==> flow/design.v <==
`timescale 1ns / 1ps
module adder(
    input [31:0] in_a, in_b,
    output [31:0] out
    );
    assign out = in_a + in_b;
endmodule
`timescale 1ns / 1ps
module pc(pc_cur, pc_nxt, clk, rst, StallF);
    input clk, rst;
    input StallF; 
    input [31:0] pc_nxt;
    output reg [31:0] pc_cur;
    always @(posedge clk or negedge rst) begin
        if (!rst) pc_cur <= 0;
        else if (StallF==0) pc_cur <= pc_nxt;
    end
endmodule
`timescale 1ns / 1ps
module FET_DEC_Reg(instrF, instrD, pcF, pcD, pc_plus4F, pc_plus4D, StallD, FlushD, clk,rst);
    input clk, rst;
    input StallD, FlushD;  
    input [31:0] instrF, pcF, pc_plus4F;
    output reg [31:0] instrD, pcD, pc_plus4D;
    always @(posedge clk or negedge rst) begin
        if (!rst) begin
            instrD <= 0;
            pcD <= 0;
            pc_plus4D <= 0;
        end
        else if (FlushD) begin
            instrD <= 0;
            pcD <= 0;
            pc_plus4D <= 0;
        end
        else if (StallD==0) begin
            instrD <= instrF;
            pcD <= pcF;
            pc_plus4D <= pc_plus4F;
        end
    end
endmodule
`timescale 1ns / 1ps
module fetch_cycle(clk, rst, pcTargetE, pcSrcE, instrD, pcD, pc_plus4D, StallF, StallD,FlushD, imem_addr, imem_data);
    input clk,rst;
    input pcSrcE;  
    input StallF, StallD, FlushD;  
    input [31:0] pcTargetE;
    output [31:0] instrD, pcD, pc_plus4D;
    output [31:0] imem_addr;
    input  [31:0] imem_data;
    wire [31:0] pc_nxt, pc_cur, pc_plus4F;
    wire [31:0] instrF;
    assign pc_nxt = (pcSrcE== 1'b0)? pc_plus4F : pcTargetE;
    pc program_counter (
                        .pc_nxt(pc_nxt),
                        .pc_cur(pc_cur),
                        .clk(clk),
                        .rst(rst),
                        .StallF(StallF)
                        );
    assign imem_addr = pc_cur;
    assign instrF    = imem_data;
    adder pc_adder (
                    .in_a(pc_cur),
                    .in_b(32'h00000004),
                    .out(pc_plus4F)
                    );
    FET_DEC_Reg F_D_Reg (
                         .instrF(instrF),
                         .instrD(instrD),
                         .pcF(pc_cur),
                         .pcD(pcD),
                         .pc_plus4F(pc_plus4F),
                         .pc_plus4D(pc_plus4D),
                         .StallD(StallD),
                         .FlushD(FlushD),
                         .clk(clk),
                         .rst(rst)
                         );
endmodule
`timescale 1ns / 1ps
module main_decoder(opcode, funct3, Branch, Jump, ResultSrc, MemWrite, ALUSrc, ImmSrc, MemSize, RegWrite, ALUop);
    input [6:0] opcode;
    input [2:0] funct3;
    output Branch, Jump, MemWrite, ALUSrc, RegWrite;
    output [1:0] ResultSrc, ImmSrc, ALUop;
    output reg [1:0] MemSize;
    reg [10:0] controles;
    assign {RegWrite,ImmSrc,ALUSrc,MemWrite,ResultSrc,Branch,ALUop,Jump}=controles;
    always @(*) begin
        MemSize=2'b00;
        case(opcode)
        7'b0000011: begin  
            controles = 11'b1_00_1_0_01_0_00_0;
            case(funct3)
            0: MemSize= 2'b01;  
            1: MemSize= 2'b10;  
            default: MemSize= 2'b11;  
            endcase
        end
        7'b0100011: begin  
            controles = 11'b0_01_1_1_00_0_00_0;
            case(funct3)
            0: MemSize= 2'b01;  
            1: MemSize= 2'b10;  
            default: MemSize= 2'b11;  
            endcase
        end
        7'b0110011: controles = 11'b1_00_0_0_00_0_10_0;  
        7'b1100011: controles = 11'b0_10_0_0_00_1_01_0;  
        7'b0010011: controles = 11'b1_00_1_0_00_0_10_0;  
        7'b1101111: controles = 11'b1_11_0_0_10_0_00_1;  
        default:    controles = 0;      
        endcase
    end
endmodule
`timescale 1ns / 1ps
module alu_decoder(ALUop, funct3, funct7_5, op5, ALUCtrl);
    input [1:0] ALUop;
    input funct7_5, op5;
    input [2:0] funct3;
    output reg [3:0] ALUCtrl;
    localparam      add=0,
                    sub=1,
                    AND=2,
                    OR=3,
                    XOR=4,
                    slt=5,
                    sltu=6,
                    sll=7,
                    srl=8,
                    sra=9;
    always @(*) begin
        ALUCtrl=0;
        case(ALUop)
        0: ALUCtrl = add;  
        1: ALUCtrl = sub;  
        2: begin
                case(funct3)
                0: ALUCtrl = (funct7_5 & op5)? sub:add;
                1: ALUCtrl = sll;
                2: ALUCtrl = slt;
                3: ALUCtrl = sltu;
                4: ALUCtrl = XOR;
                5: ALUCtrl = funct7_5? sra:srl;
                6: ALUCtrl = OR;
                7: ALUCtrl = AND;
                endcase
           end 
        endcase
    end
endmodule
`timescale 1ns / 1ps
module control_unit(op,funct3,funct7,RegWrite,ImmSrc,ALUSrc,MemWrite,ResultSrc,Branch,ALUCtrl,Jump,MemSize);
    input [6:0] op;
    input [2:0] funct3;
    input funct7;
    output Branch, Jump, MemWrite, ALUSrc, RegWrite;
    output [1:0] ResultSrc, ImmSrc, MemSize;
    output [3:0] ALUCtrl;
    wire [1:0] ALUop;
    main_decoder MainDec (
                          .opcode(op), 
                          .funct3(funct3), 
                          .Branch(Branch),
                          .Jump(Jump), 
                          .ResultSrc(ResultSrc), 
                          .MemWrite(MemWrite), 
                          .ALUSrc(ALUSrc), 
                          .ImmSrc(ImmSrc), 
                          .MemSize(MemSize), 
                          .RegWrite(RegWrite), 
                          .ALUop(ALUop)
                          );
    alu_decoder ALUDec (
                        .ALUop(ALUop), 
                        .funct3(funct3), 
                        .funct7_5(funct7), 
                        .op5(op[5]), 
                        .ALUCtrl(ALUCtrl)
                        );
endmodule
`timescale 1ns / 1ps
module register_file(clk,A1,A2,A3,WD3,WE3,RD1,RD2);
    input clk,WE3;
    input [4:0] A1,A2,A3;
    input [31:0] WD3;
    output [31:0] RD1,RD2;
    reg [31:0] reg_file [0:31];
    always @(negedge clk) begin
        if(WE3 && A3 != 0) reg_file[A3] <= WD3;
    end
    assign RD1 = (A1 == 0) ? 32'd0 : reg_file [A1];
    assign RD2 = (A2 == 0) ? 32'd0 : reg_file [A2];
endmodule
`timescale 1ns / 1ps
module imm_extend(imm, immSrc, immExt);
    input [24:0] imm;
    input [1:0] immSrc;
    output reg [31:0] immExt;
    always @(*) begin
        case(immSrc)
        0: immExt= {{20{imm[24]}}, imm[24:13]};  
        1: immExt= {{20{imm[24]}}, imm[24:18], imm[4:0]};  
        2: immExt= {{20{imm[24]}}, imm[0], imm[23:18], imm[4:1], 1'b0};  
        3: immExt= {{12{imm[24]}}, imm[12:5], imm[13], imm[23:14], 1'b0};  
        default: immExt=0;
        endcase
    end
endmodule
`timescale 1ns / 1ps
module DEC_EXC_Reg(RegWriteD,RegWriteE,ResultSrcD,ResultSrcE,MemWriteD,MemWriteE,JumpD,JumpE,
                   BranchD,BranchE,ALUCtrlD,ALUCtrlE,ALUSrcD,ALUSrcE,MemSizeD,MemSizeE,PCD,PCE,
                   Rs1D,Rs1E,Rs2D,Rs2E,RdD,RdE,ExtImmD,ExtImmE,PCPlus4D,PCPlus4E,StallE,FlushE,clk,rst,
                   RD1D,RD1E,RD2D,RD2E);
    input RegWriteD,MemWriteD,JumpD,BranchD,ALUSrcD,StallE,FlushE;
    input clk,rst;
    input [1:0] ResultSrcD,MemSizeD;
    input [3:0] ALUCtrlD;
    input [31:0] RD1D,RD2D,PCD,ExtImmD,PCPlus4D;
    input [4:0] Rs1D,Rs2D,RdD;
    output reg [4:0] Rs1E,Rs2E,RdE;
    output reg [31:0] RD1E,RD2E,PCE,ExtImmE,PCPlus4E;
    output reg [3:0] ALUCtrlE;
    output reg [1:0] ResultSrcE,MemSizeE;
    output reg RegWriteE,MemWriteE,JumpE,BranchE,ALUSrcE;
    always @(posedge clk or negedge rst) begin
        if (!rst) begin
            RegWriteE <= 0;
            ResultSrcE <= 0;
            MemWriteE <= 0;
            JumpE <= 0;
            BranchE <= 0;
            ALUCtrlE <= 0;
            ALUSrcE <= 0;
            MemSizeE <= 0;
            RD1E <= 0;
            RD2E <= 0;
            PCE <= 0;
            Rs1E <= 0;
            Rs2E <= 0;
            RdE <= 0;
            ExtImmE <= 0;
            PCPlus4E <= 0;
        end
        else if (FlushE) begin
            RegWriteE <= 0;
            ResultSrcE <= 0;
            MemWriteE <= 0;
            JumpE <= 0;
            BranchE <= 0;
            ALUCtrlE <= 0;
            ALUSrcE <= 0;
            MemSizeE <= 0;
            RD1E <= 0;
            RD2E <= 0;
            PCE <= 0;
            Rs1E <= 0;
            Rs2E <= 0;
            RdE <= 0;
            ExtImmE <= 0;
            PCPlus4E <= 0;
        end
        else begin
            if (StallE == 0) begin
                RegWriteE <= RegWriteD;
                ResultSrcE <= ResultSrcD;
                MemWriteE <= MemWriteD;
                JumpE <= JumpD;
                BranchE <= BranchD;
                ALUCtrlE <= ALUCtrlD;
                ALUSrcE <= ALUSrcD;
                MemSizeE <= MemSizeD;
                RD1E <= RD1D;
                RD2E <= RD2D;
                PCE <= PCD;
                Rs1E <= Rs1D;
                Rs2E <= Rs2D;
                RdE <= RdD;
                ExtImmE <= ExtImmD;
                PCPlus4E <= PCPlus4D;
            end
        end
    end
endmodule
`timescale 1ns / 1ps
module decode_cycle(clk,rst,instrD,pcD,pc_plus4D,  
                    RegWriteW,RdW,ResultW,  
                    StallE,FlushE,  
                    RegWriteE,ResultSrcE,MemWriteE,JumpE,BranchE,ALUCtrlE,ALUSrcE,MemSizeE,  
                    RD1E,RD2E,pcE,Rs1E,Rs2E,RdE,ExtImmE,pc_plus4E);  
    input  clk,rst,RegWriteW,StallE,FlushE;
    input  [4:0] RdW;
    input  [31:0] instrD, pcD, pc_plus4D, ResultW;
    output [1:0] ResultSrcE, MemSizeE;
    output [3:0] ALUCtrlE;
    output [4:0] Rs1E,Rs2E,RdE;
    output [31:0] RD1E,RD2E,pcE,ExtImmE,pc_plus4E;
    output RegWriteE,MemWriteE,JumpE,BranchE,ALUSrcE;
    wire        RegWriteD,MemWriteD,JumpD,BranchD,ALUSrcD;
    wire [1:0]  ResultSrcD, ImmSrcD, MemSizeD;
    wire [3:0]  ALUCtrlD;
    wire [31:0] RD1D,RD2D,PCD,ImmExtD;
    wire [4:0]  Rs1D,Rs2D,RdD;
    assign PCD  = pcD;
    assign Rs1D = instrD[19:15];
    assign Rs2D = instrD[24:20];
    assign RdD = instrD[11:7];
    control_unit ControlUnit(
                             .op(instrD[6:0]),
                             .funct3(instrD[14:12]),
                             .funct7(instrD[30]),
                             .RegWrite(RegWriteD),
                             .ImmSrc(ImmSrcD),
                             .ALUSrc(ALUSrcD),
                             .MemWrite(MemWriteD),
                             .ResultSrc(ResultSrcD),
                             .Branch(BranchD),
                             .ALUCtrl(ALUCtrlD),
                             .Jump(JumpD),
                             .MemSize(MemSizeD)
                             );
    register_file RegFile (
                           .clk(clk),
                           .A1(instrD[19:15]),
                           .A2(instrD[24:20]),
                           .A3(RdW),
                           .WD3(ResultW),
                           .WE3(RegWriteW),
                           .RD1(RD1D),
                           .RD2(RD2D)
                           );
    imm_extend ImmExt (
                       .imm(instrD[31:7]), 
                       .immSrc(ImmSrcD), 
                       .immExt(ImmExtD)
                       );
    DEC_EXC_Reg D_E_Reg (
                         .RegWriteD(RegWriteD),
                         .RegWriteE(RegWriteE),
                         .ResultSrcD(ResultSrcD),
                         .ResultSrcE(ResultSrcE),
                         .MemWriteD(MemWriteD),
                         .MemWriteE(MemWriteE),
                         .JumpD(JumpD),
                         .JumpE(JumpE),
                         .BranchD(BranchD),
                         .BranchE(BranchE),
                         .ALUCtrlD(ALUCtrlD),
                         .ALUCtrlE(ALUCtrlE),
                         .ALUSrcD(ALUSrcD),
                         .ALUSrcE(ALUSrcE),
                         .MemSizeD(MemSizeD),
                         .MemSizeE(MemSizeE),
                         .PCD(pcD),
                         .PCE(pcE),
                         .Rs1D(instrD[19:15]),
                         .Rs1E(Rs1E),
                         .Rs2D(instrD[24:20]),
                         .Rs2E(Rs2E),
                         .RdD(instrD[11:7]),
                         .RdE(RdE),
                         .ExtImmD(ImmExtD),
                         .ExtImmE(ExtImmE),
                         .PCPlus4D(pc_plus4D),
                         .PCPlus4E(pc_plus4E),
                         .StallE(StallE),
                         .FlushE(FlushE),
                         .RD1D(RD1D),
                         .RD1E(RD1E),
                         .RD2D(RD2D),
                         .RD2E(RD2E),
                         .clk(clk),
                         .rst(rst)
                         );
endmodule
`timescale 1ns / 1ps
module hazard_unit(Rs1D,Rs2D,Rs1E,Rs2E,RdE,PCSrcE,ResultSrcE0,RdM,RegWriteM,RdW,RegWriteW,proc_ready,PENABLE,IsPerM,  
                   StallF,StallD,StallE,StallM,FlushD,FlushE,FlushW,ForwardAE,ForwardBE  
                   );
        input            PCSrcE,ResultSrcE0,RegWriteM,RegWriteW,proc_ready,PENABLE,IsPerM;
        input      [4:0] Rs1D,Rs2D,Rs1E,Rs2E,RdE,RdM,RdW;
        output reg       StallF,StallD,StallE,StallM,FlushD,FlushE,FlushW;
        output reg [1:0] ForwardAE,ForwardBE;
        reg lwStall,perStall;
        always @(*) begin
            if ((Rs1E==RdM) && RegWriteM && Rs1E!=0) ForwardAE = 2'b10;  
            else if ((Rs1E==RdW) && RegWriteW && Rs1E!=0) ForwardAE = 2'b01;  
            else ForwardAE = 2'b00;
            if ((Rs2E==RdM) && RegWriteM && Rs2E!=0) ForwardBE = 2'b10;  
            else if ((Rs2E==RdW) && RegWriteW && Rs2E!=0) ForwardBE = 2'b01;  
            else ForwardBE = 2'b00;
            lwStall = ResultSrcE0 & ((Rs1D==RdE) | (Rs2D==RdE));
            perStall = !proc_ready;
            perStall = IsPerM && (!PENABLE || !proc_ready);
            {FlushE,FlushD,StallD,StallF,StallE,StallM,FlushW} = {lwStall|PCSrcE,PCSrcE,lwStall|perStall,lwStall|perStall,perStall,perStall,perStall};
         end
endmodule
`timescale 1ns / 1ps
module ALU(SrcA, SrcB, ALUResult, Zero, ALUCtrl);
    input [31:0] SrcA, SrcB;
    input [3:0] ALUCtrl;
    output reg [31:0] ALUResult;
    output Zero;
    assign Zero = (!(SrcA-SrcB))? 1 : 0;
    always @(*) begin
        ALUResult = 0;
        case(ALUCtrl)
        0:       ALUResult = SrcA + SrcB;                      
        1:       ALUResult = SrcA - SrcB;                      
        2:       ALUResult = SrcA & SrcB;                      
        3:       ALUResult = SrcA | SrcB;                      
        4:       ALUResult = SrcA ^ SrcB;                      
        5:       ALUResult = ($signed(SrcA) < $signed(SrcB));  
        6:       ALUResult = SrcA < SrcB;                      
        7:       ALUResult = SrcA << SrcB[4:0];                
        8:       ALUResult = SrcA >> SrcB[4:0];                
        9:       ALUResult = $signed(SrcA) >>> SrcB[4:0];              
        endcase
    end
endmodule
`timescale 1ns / 1ps
module EXE_MEM_Reg(clk,rst,RegWriteE,ResultSrcE,MemWriteE,MemSizeE,ALUResultE,WriteDataE,RdE,PCPlus4E,IsPerE,   
                           RegWriteM,ResultSrcM,MemWriteM,MemSizeM,ALUResultM,WriteDataM,RdM,PCPlus4M,IsPerM,    
                           StallM);  
    input             clk,rst;
    input             StallM;
    input             RegWriteE,MemWriteE,IsPerE;
    input      [1:0]  ResultSrcE, MemSizeE;
    input      [4:0]  RdE;
    input      [31:0] ALUResultE,WriteDataE,PCPlus4E;
    output reg        RegWriteM,MemWriteM,IsPerM;
    output reg [1:0]  ResultSrcM, MemSizeM;
    output reg [4:0]  RdM;
    output reg [31:0] ALUResultM,WriteDataM,PCPlus4M;
    always @(posedge clk or negedge rst) begin
        if(!rst) begin
            RegWriteM <= 0;
            ResultSrcM <= 0;
            MemWriteM <= 0;
            MemSizeM <= 0;
            ALUResultM <= 0;
            WriteDataM <= 0;
            RdM <= 0;
            PCPlus4M <= 0;
            IsPerM <= 0;
        end
        else begin
            if (StallM==0) begin
                RegWriteM <= RegWriteE;
                ResultSrcM <= ResultSrcE;
                MemWriteM <= MemWriteE;
                MemSizeM <= MemSizeE;
                ALUResultM <= ALUResultE;
                WriteDataM <= WriteDataE;
                RdM <= RdE;
                PCPlus4M <= PCPlus4E;
                IsPerM <= IsPerE;
            end
        end
    end    
endmodule
`timescale 1ns / 1ps
module execute_cycle(clk,rst,RegWriteE,ResultSrcE,MemWriteE,JumpE,BranchE,ALUCtrlE,ALUSrcE,ExtImmE,MemSizeE,  
                     RD1E,RD2E,PCE,Rs1E,Rs2E,RdE,PCPlus4E,ResultW,  
                     StallM,ForwardAE,ForwardBE,  
                     RegWriteM,ResultSrcM,MemWriteM,MemSizeM,ALUResultM,WriteDataM,RdM,PCPlus4M,PCTargetE,PCSrcE,IsPerM,transEn  
                     );
    input         clk,rst;
    input         RegWriteE,MemWriteE,JumpE,BranchE,ALUSrcE,StallM;
    input  [1:0]  ForwardAE, ForwardBE;
    input  [1:0]  ResultSrcE,MemSizeE;
    input  [3:0]  ALUCtrlE;
    input  [4:0]  Rs1E,Rs2E,RdE;
    input  [31:0] RD1E,RD2E,PCE,ExtImmE,PCPlus4E,ResultW;
    output        RegWriteM,MemWriteM,PCSrcE;
    output [1:0]  ResultSrcM, MemSizeM;
    output [4:0]  RdM;
    output [31:0] ALUResultM,WriteDataM,PCPlus4M,PCTargetE;
    output        transEn, IsPerM;  
    wire        ZeroE;
    reg         IsPerE;
    reg  [31:0] SrcAE,SrcBE,SrcBE_WriteDataE;
    wire [31:0] WriteDataE,ALUResultE,ALUResultM_in;
    always @(*) begin
        SrcAE = 0;
        SrcBE = 0;
        SrcBE_WriteDataE = 0;
        IsPerE = 0;
        case (ForwardAE)
        0: SrcAE = RD1E;
        1: SrcAE = ResultW;
        2: SrcAE = ALUResultM_in;
        endcase
        case (ForwardBE)
        0: SrcBE_WriteDataE = RD2E;
        1: SrcBE_WriteDataE = ResultW;
        2: SrcBE_WriteDataE = ALUResultM_in;
        endcase
        case (ALUSrcE)
        0: SrcBE = SrcBE_WriteDataE;
        1: SrcBE = ExtImmE;
        endcase
        if ((ResultSrcE[0] || MemWriteE))
            if(ALUResultE > 511)
                IsPerE = 1;
    end 
    ALU ALU(
            .SrcA(SrcAE),
            .SrcB(SrcBE),
            .ALUResult(ALUResultE),
            .Zero(ZeroE),
            .ALUCtrl(ALUCtrlE)
            );
    adder PCTargetAdder (
                         .in_a(PCE),
                         .in_b(ExtImmE),
                         .out(PCTargetE)
                         );
    EXE_MEM_Reg E_M_Reg (
                         .clk(clk),
                         .rst(rst),
                         .RegWriteE(RegWriteE),
                         .ResultSrcE(ResultSrcE),
                         .MemWriteE(MemWriteE),
                         .MemSizeE(MemSizeE),
                         .ALUResultE(ALUResultE),
                         .WriteDataE(WriteDataE),
                         .RdE(RdE),
                         .PCPlus4E(PCPlus4E),
                         .RegWriteM(RegWriteM),
                         .ResultSrcM(ResultSrcM),
                         .MemWriteM(MemWriteM),
                         .MemSizeM(MemSizeM),
                         .ALUResultM(ALUResultM),
                         .WriteDataM(WriteDataM),
                         .RdM(RdM),
                         .PCPlus4M(PCPlus4M),
                         .IsPerM(IsPerM),
                         .IsPerE(IsPerE),
                         .StallM(StallM)
                         );
    assign WriteDataE = SrcBE_WriteDataE;
    assign PCSrcE = (ZeroE & BranchE) | JumpE;
    assign ALUResultM_in = ALUResultM;
    assign transEn = IsPerE;
endmodule
`timescale 1ns / 1ps
module MEM_WB_Reg(clk,rst,RegWriteM,ResultSrcM,ALUResultM,ReadDataM,RdM,PCPlus4M,  
                          RegWriteW,ResultSrcW,ALUResultW,ReadDataW,RdW,PCPlus4W,  
                          FlushW  
                  );
    input             clk,rst;
    input             FlushW;
    input             RegWriteM;
    input      [1:0]  ResultSrcM;
    input      [4:0]  RdM;
    input      [31:0] ALUResultM,ReadDataM,PCPlus4M;    
    output reg        RegWriteW;
    output reg [1:0]  ResultSrcW;
    output reg [4:0]  RdW;
    output reg [31:0] ALUResultW,ReadDataW,PCPlus4W;
    always @(posedge clk or negedge rst) begin
        if (!rst) begin
            RegWriteW <= 0;
            ResultSrcW <= 0;
            RdW <= 0;
            ALUResultW <= 0;
            ReadDataW <= 0;
            PCPlus4W <= 0;
        end
        else if (FlushW) begin
            RegWriteW <= 0;
            ResultSrcW <= 0;
            RdW <= 0;
            ALUResultW <= 0;
            ReadDataW <= 0;
            PCPlus4W <= 0;
        end
        else begin
            RegWriteW <= RegWriteM;
            ResultSrcW <=  ResultSrcM;
            RdW <= RdM;
            ALUResultW <= ALUResultM;
            ReadDataW <= ReadDataM;
            PCPlus4W <= PCPlus4M;
        end
    end
endmodule
`timescale 1ns / 1ps
module memory_cycle(RegWriteM,ResultSrcM,MemWriteM,MemSizeM,  
                    clk,rst,ALUResultM,WriteDataM,RdM,PCPlus4M,IsPerM,  
                    RegWriteW,ResultSrcW,ALUResultW,ReadDataW,RdW,PCPlus4W,  
                    FlushW,  
                    dmem_addr,dmem_wdata,dmem_we,dmem_size,dmem_rdata  
                    );
    input         clk,rst;
    input         FlushW;
    input         RegWriteM,MemWriteM,IsPerM;
    input  [1:0]  ResultSrcM,MemSizeM;
    input  [4:0]  RdM;
    input  [31:0] ALUResultM,WriteDataM,PCPlus4M;
    output        RegWriteW;
    output [1:0]  ResultSrcW;
    output [4:0]  RdW;
    output [31:0] ALUResultW,ReadDataW,PCPlus4W;
    output [31:0] dmem_addr, dmem_wdata;
    output        dmem_we;
    output [1:0]  dmem_size;
    input  [31:0] dmem_rdata;
    wire [31:0] ReadDataM, RD;
    assign dmem_addr  = ALUResultM;
    assign dmem_wdata = WriteDataM;
    assign dmem_we    = MemWriteM;
    assign dmem_size  = MemSizeM;
    assign RD = (MemSizeM==1)? {{24{dmem_rdata[7]}},dmem_rdata[7:0]}:
                (MemSizeM==2)? {{16{dmem_rdata[15]}},dmem_rdata[15:0]}:
                dmem_rdata;
    assign ReadDataM = RD;
    MEM_WB_Reg M_WB_Reg(
                        .clk(clk),
                        .rst(rst),
                        .RegWriteM(RegWriteM),
                        .ResultSrcM(ResultSrcM),
                        .ALUResultM(ALUResultM),
                        .ReadDataM(ReadDataM),
                        .RdM(RdM),
                        .PCPlus4M(PCPlus4M),
                        .RegWriteW(RegWriteW),
                        .ResultSrcW(ResultSrcW),
                        .ALUResultW(ALUResultW),
                        .ReadDataW(ReadDataW),
                        .RdW(RdW),
                        .PCPlus4W(PCPlus4W),
                        .FlushW(FlushW)
                       );
endmodule
`timescale 1ns / 1ps
module writeback_cycle(RegWriteW,ResultSrcW,  
                       ALUResultW,ReadDataW,RdW,PCPlus4W,  
                       ResultW  
                       );
    input             RegWriteW;
    input      [1:0]  ResultSrcW;
    input      [4:0]  RdW;
    input      [31:0] ALUResultW,ReadDataW,PCPlus4W;
    output reg [31:0] ResultW;
    always@(*) begin
        case(ResultSrcW)
        0: ResultW = ALUResultW;
        1: ResultW = ReadDataW;
        2: ResultW = PCPlus4W;
        3: ResultW = 0;
        endcase
    end
endmodule
`timescale 1ns / 1ps
module rv32i_core(clk,rst,imem_data,dmem_rdata,  
                  imem_addr,dmem_addr,dmem_wdata,dmem_we,dmem_size  
                  );
    input         clk,rst;
    input  [31:0] imem_data;
    input  [31:0] dmem_rdata;
    output [31:0] imem_addr;
    output [31:0] dmem_addr;
    output [31:0] dmem_wdata;
    output        dmem_we;
    output [1:0]  dmem_size;
    wire        StallF,StallD,StallE,StallM,FlushD,FlushE,FlushW;
    wire [1:0]  ForwardAE,ForwardBE;
    wire        PCSrcE;
    wire [31:0] instrD,PCD,PCPlus4D;
    wire        RegWriteE,MemWriteE,JumpE,BranchE,ALUSrcE;
    wire [1:0]  ResultSrcE, MemSizeE;
    wire [3:0]  ALUCtrlE;
    wire [4:0]  Rs1E,Rs2E,RdE;
    wire [31:0] RD1E,RD2E,PCE,ExtImmE,PCPlus4E;
    wire        RegWriteM,MemWriteM,IsPerM;
    wire [1:0]  ResultSrcM, MemSizeM;
    wire [4:0]  RdM;
    wire [31:0] ALUResultM,WriteDataM,PCPlus4M,PCTargetE;
    wire        RegWriteW;
    wire [1:0]  ResultSrcW;
    wire [4:0]  RdW;
    wire [31:0] ALUResultW,ReadDataW,PCPlus4W;
    wire [31:0] ResultW;
    hazard_unit Hazard_Unit (
                             .Rs1D(instrD[19:15]),
                             .Rs2D(instrD[24:20]),
                             .Rs1E(Rs1E),
                             .Rs2E(Rs2E),
                             .RdE(RdE),
                             .PCSrcE(PCSrcE),
                             .ResultSrcE0(ResultSrcE[0]),
                             .RdM(RdM),
                             .RegWriteM(RegWriteM),
                             .RdW(RdW),
                             .RegWriteW(RegWriteW),
                             .proc_ready(1'b1),
                             .PENABLE(1'b1),
                             .IsPerM(1'b0), 
                             .StallF(StallF),
                             .StallD(StallD),
                             .StallE(StallE),
                             .StallM(StallM),
                             .FlushD(FlushD),
                             .FlushE(FlushE),
                             .FlushW(FlushW),
                             .ForwardAE(ForwardAE),
                             .ForwardBE(ForwardBE)
                            );
    fetch_cycle Fetch (
                       .clk(clk),
                       .rst(rst),
                       .pcTargetE(PCTargetE),
                       .pcSrcE(PCSrcE),
                       .instrD(instrD),
                       .pcD(PCD),
                       .pc_plus4D(PCPlus4D),
                       .StallF(StallF),
                       .StallD(StallD),
                       .FlushD(FlushD),
                       .imem_addr(imem_addr),
                       .imem_data(imem_data)
                       );
       decode_cycle Decode (
                            .clk(clk),
                            .rst(rst),
                            .instrD(instrD),
                            .pcD(PCD),
                            .pc_plus4D(PCPlus4D), 
                            .RegWriteW(RegWriteW),
                            .RdW(RdW),
                            .ResultW(ResultW), 
                            .StallE(StallE),
                            .FlushE(FlushE), 
                            .RegWriteE(RegWriteE),
                            .ResultSrcE(ResultSrcE),
                            .MemWriteE(MemWriteE),
                            .JumpE(JumpE),
                            .BranchE(BranchE),
                            .ALUCtrlE(ALUCtrlE),
                            .ALUSrcE(ALUSrcE),
                            .MemSizeE(MemSizeE), 
                            .RD1E(RD1E),
                            .RD2E(RD2E),
                            .pcE(PCE),
                            .Rs1E(Rs1E),
                            .Rs2E(Rs2E),
                            .RdE(RdE),
                            .ExtImmE(ExtImmE),
                            .pc_plus4E(PCPlus4E)
                            ); 
       execute_cycle Execute (
                              .clk(clk),
                              .rst(rst),
                              .RegWriteE(RegWriteE),
                              .ResultSrcE(ResultSrcE),
                              .MemWriteE(MemWriteE),
                              .JumpE(JumpE),
                              .BranchE(BranchE),
                              .ALUCtrlE(ALUCtrlE),
                              .ALUSrcE(ALUSrcE),
                              .ExtImmE(ExtImmE),
                              .MemSizeE(MemSizeE),
                              .RD1E(RD1E),
                              .RD2E(RD2E),
                              .PCE(PCE),
                              .Rs1E(Rs1E),
                              .Rs2E(Rs2E),
                              .RdE(RdE),
                              .PCPlus4E(PCPlus4E),
                              .ResultW(ResultW), 
                              .StallM(StallM),
                              .ForwardAE(ForwardAE),
                              .ForwardBE(ForwardBE), 
                              .RegWriteM(RegWriteM),
                              .ResultSrcM(ResultSrcM),
                              .MemWriteM(MemWriteM),
                              .MemSizeM(MemSizeM),
                              .ALUResultM(ALUResultM),
                              .WriteDataM(WriteDataM),
                              .RdM(RdM),
                              .PCPlus4M(PCPlus4M),
                              .PCTargetE(PCTargetE),  
                              .PCSrcE(PCSrcE),  
                              .IsPerM(),
                              .transEn()
                             );
       memory_cycle Memory (
                            .RegWriteM(RegWriteM),
                            .ResultSrcM(ResultSrcM),
                            .MemWriteM(MemWriteM),
                            .MemSizeM(MemSizeM), 
                            .clk(clk),
                            .rst(rst),
                            .ALUResultM(ALUResultM),
                            .WriteDataM(WriteDataM),
                            .RdM(RdM),
                            .PCPlus4M(PCPlus4M),
                            .IsPerM(1'b0),
                            .FlushW(FlushW),
                            .RegWriteW(RegWriteW),  
                            .ResultSrcW(ResultSrcW),
                            .ALUResultW(ALUResultW),
                            .ReadDataW(ReadDataW),
                            .RdW(RdW),  
                            .PCPlus4W(PCPlus4W),
                            .dmem_addr(dmem_addr),
                            .dmem_wdata(dmem_wdata),
                            .dmem_we(dmem_we),
                            .dmem_size(dmem_size),
                            .dmem_rdata(dmem_rdata)
                           );
    writeback_cycle Write_Back (
                                .RegWriteW(RegWriteW),
                                .ResultSrcW(ResultSrcW), 
                                .ALUResultW(ALUResultW),
                                .ReadDataW(ReadDataW),
                                .RdW(RdW),
                                .PCPlus4W(PCPlus4W), 
                                .ResultW(ResultW)  
                           );
endmodule
==> Reports on rv32i_core <==
The steps from the RTL of rv32i_core to its reports follow in flow order.
Line numbers count from 1 in the design file above.
Cell names lack the library's common part.
{ "design": {"design": "rv32i_core", "clock_port": "clk", "library": "sky130hd", "corner": "tt_025C_1v80"} }

==> Word level <==
Source: Yosys, flattened and elaborated, memories not mapped. Widths are those after wreduce. Registers that Yosys merges into a memory's read port (data or address) are not register bits. Print and check cells do not count.
Memory sizes are those after Yosys's memory passes, which may raise the word count (mostly to a power of two), join words into wider ones and drop unused or constant bits.
{ "classes": {"equal": 43, "mux": 48, "reduce_logical": 22, "shift": 3, "addsub": 4, "compare": 2, "bitwise": 10} }
{ "ops": {"columns": ["operator", "count"], "rows": [
  ["2-to-1 mux 32 bit", 17],
  ["case mux 32 bit (select 10 bit)", 1],
  ["case mux 32 bit (select 4 bit)", 2],
  ["case mux 32 bit (select 3 bit)", 2],
  ["case mux 11 bit (select 6 bit)", 1],
  ["adder 32 bit", 2],
  ["less-than comparator 32 bit", 2],
  ["case mux 32 bit (select 2 bit)", 1],
  ["adder 32 x 3 -> 32 bit (second input constant)", 1],
  ["subtractor 32 bit", 1],
  ["bitwise AND 32 bit", 1],
  ["OR 32 bit", 1],
  ["bitwise XOR 32 bit", 1],
  ["left shift 32 x 5 -> 32 bit", 1],
  [">> shifter 32 x 5 -> 32 bit", 1],
  [">>> shifter 32 x 5 -> 32 bit", 1],
  ["zero test 32 bit", 1],
  ["case mux 4 bit (select 8 bit)", 1],
  ["== test 5 bit", 6],
  ["2-to-1 mux 5 bit", 4],
  ["== test 2 bit (second input constant)", 8],
  ["== test 4 x 3 -> 1 bit (second input constant)", 4],
  ["nonzero test 5 bit", 3],
  ["== test 7 x 6 -> 1 bit (second input constant)", 2],
  ["== test 7 bit (second input constant)", 2],
  ["== test 2 x 1 -> 1 bit (second input constant)", 6],
  ["== test 3 bit (second input constant)", 4],
  ["2-to-1 mux 1 bit", 11]
]} }
Other operator kinds: 21; their cells: 44.
{ "bits": {"out_inout_bits": 99, "elab_cells": 167, "ram_bits": 1024, "mem_count": 1, "input_bits": 66, "register_bits": 527} }
{ "mem_list": {"columns": ["name", "size", "width", "rd", "write_ports", "line_no", "text"], "rows": [
  ["Decode.RegFile.reg_file", 32, 32, 2, 1, 190, "reg [31:0] reg_file [0:31];"]
]} }

==> Depth <==
Depth = most cells in a row (Yosys ltp): at word level without a register or memory, in the mapped netlist without a sequential cell, where the memories' decode and read muxes count.
{ "logic_depth": {"word_depth": 15, "abc_area": 1, "depth_mapped": 40, "depth_no_buf": 35} }

==> Synthesis result <==
Yosys stat after the flow's synthesis: flattened, memories mapped to cells. It holds for the ABC_AREA given above (unset counts as 0); a run with the other value may have another netlist.
{ "synth_totals": {"synth_area_um2": 79028.3, "seq_area_um2": 43688.2, "cells": 8843, "buffers": 639, "ffs": 1541} }
{ "by_type": {"columns": ["cell", "count", "type_area_um2"], "rows": [
  ["edfxtp_1", 1024, 3.07E+04],
  ["dfrtp_1", 516, 1.29E+04],
  ["o21ai_0", 1209, 6.05E+03],
  ["nor2_1", 1473, 5.53E+03],
  ["nand2_1", 1314, 4932.23],
  ["nand3_1", 953, 4.77E+03],
  ["o221ai_1", 391, 3.42E+03],
  ["clkbuf_1", 488, 1.83E+03],
  ["ha_1", 129, 1.61E+03],
  ["inv_1", 424, 1.59E+03],
  ["a21oi_1", 242, 1.21E+03],
  ["o22ai_1", 115, 719.44],
  ["xor2_1", 65, 569.296],
  ["buf_2", 80, 400.384],
  ["nand4_1", 62, 387.872],
  ["nor3_1", 51, 255.245],
  ["o211ai_1", 32, 240.23],
  ["buf_1", 55, 206.448]
]} }
Other cell types: 39; their cells: 220.

Memo
Re: implementation data of rv32i_core

5 stored runs of rv32i_core in the flow (synthesis by Yosys, layout by OpenROAD, sky130hd cells), in arbitrary order. Constraints: input delay and output delay 20% of the set period each, output load 0.01 pF.
"achieved clock period (ns)" = clock period - worst setup slack. The figure is calculated, with input and output delays left at 20% of the set period.
"worst setup path time (ns)": the worst setup path's part of the clock period (all of it between registers, 20% less for each end at a port) less its slack. A launch clock that arrives late makes it longer, a capture clock that arrives late makes it shorter.
"finish__power__total" rests on the timing tool's default activity at the inputs, not on a simulated workload.

settings of record 1
{
  "ABC_AREA": 1,
  "CAP_MARGIN": 10,
  "CELL_PAD_IN_SITES_GLOBAL_PLACEMENT": 2,
  "CORE_MARGIN": 10,
  "CORE_UTILIZATION": 24,
  "CTS_CLUSTER_DIAMETER": 207,
  "GPL_TIMING_DRIVEN": 0,
  "MAX_ROUTING_LAYER": "met4",
  "MIN_ROUTING_LAYER": "met2",
  "SETUP_SLACK_MARGIN": -0.16,
  "SLEW_MARGIN": 5,
  "TNS_END_PERCENT": 60,
  "period_ns": 13.9
}
report of record 1: did not finish, route, GRT-0116

settings of record 2
{
  "ABC_AREA": 1,
  "CELL_PAD_IN_SITES_GLOBAL_PLACEMENT": 2,
  "CORE_MARGIN": 10,
  "CTS_CLUSTER_DIAMETER": 207,
  "GPL_TIMING_DRIVEN": 0,
  "MAX_ROUTING_LAYER": "met4",
  "PLACE_DENSITY_LB_ADDON": 0.29,
  "SLEW_MARGIN": 5,
  "TNS_END_PERCENT": 60,
  "period_ns": 8.5,
  "CAP_MARGIN": 20,
  "CORE_UTILIZATION": 40
}
report of record 2
yosys chip area after synthesis (um^2): 79028.3
finish__design__die__area: 215751.0
finish__design__instance__area__stdcell: 98748.5
finish__design__instance__utilization: 0.5012
finish__timing__setup__ws: 0.578
finish__timing__setup__tns: 0.000
finish__timing__hold__ws: 0.337
finish__power__total: 2.739e-02
achieved clock period (ns): 7.922
worst setup path time (ns): 7.92
worst setup path kind: register to register

settings of record 3
{
  "ABC_AREA": 1,
  "CAP_MARGIN": 35,
  "CELL_PAD_IN_SITES_DETAIL_PLACEMENT": 2,
  "CORE_UTILIZATION": 71,
  "CTS_CLUSTER_DIAMETER": 183,
  "CTS_CLUSTER_SIZE": 56,
  "GPL_ROUTABILITY_DRIVEN": 0,
  "GPL_TIMING_DRIVEN": 0,
  "MIN_ROUTING_LAYER": "met2",
  "SLEW_MARGIN": 5,
  "period_ns": 12.3,
  "CORE_MARGIN": 2
}
report of record 3: did not finish, place, tool error

settings of record 4
{
  "CORE_UTILIZATION": 36,
  "period_ns": 7.86,
  "CAP_MARGIN": 20,
  "CORE_MARGIN": 2,
  "SLEW_MARGIN": 20
}
report of record 4
yosys chip area after synthesis (um^2): 77594.4
finish__design__die__area: 219267.0
finish__design__instance__area__stdcell: 93539.7
finish__design__instance__utilization: 0.4363
finish__timing__setup__ws: 0.324
finish__timing__setup__tns: 0.000
finish__timing__hold__ws: 0.333
finish__power__total: 2.662e-02
achieved clock period (ns): 7.536
worst setup path time (ns): 7.54
worst setup path kind: register to register

settings of record 5
{
  "CORE_UTILIZATION": 40,
  "SETUP_SLACK_MARGIN": -0.24,
  "period_ns": 7.86,
  "CAP_MARGIN": 20,
  "CORE_MARGIN": 2,
  "SLEW_MARGIN": 20
}
report of record 5
yosys chip area after synthesis (um^2): 77594.4
finish__design__die__area: 197527.0
finish__design__instance__area__stdcell: 93188.1
finish__design__instance__utilization: 0.4839
finish__timing__setup__ws: 0.082
finish__timing__setup__tns: 0.000
finish__timing__hold__ws: 0.314
finish__power__total: 2.678e-02
achieved clock period (ns): 7.778
worst setup path time (ns): 7.78
worst setup path kind: register to register
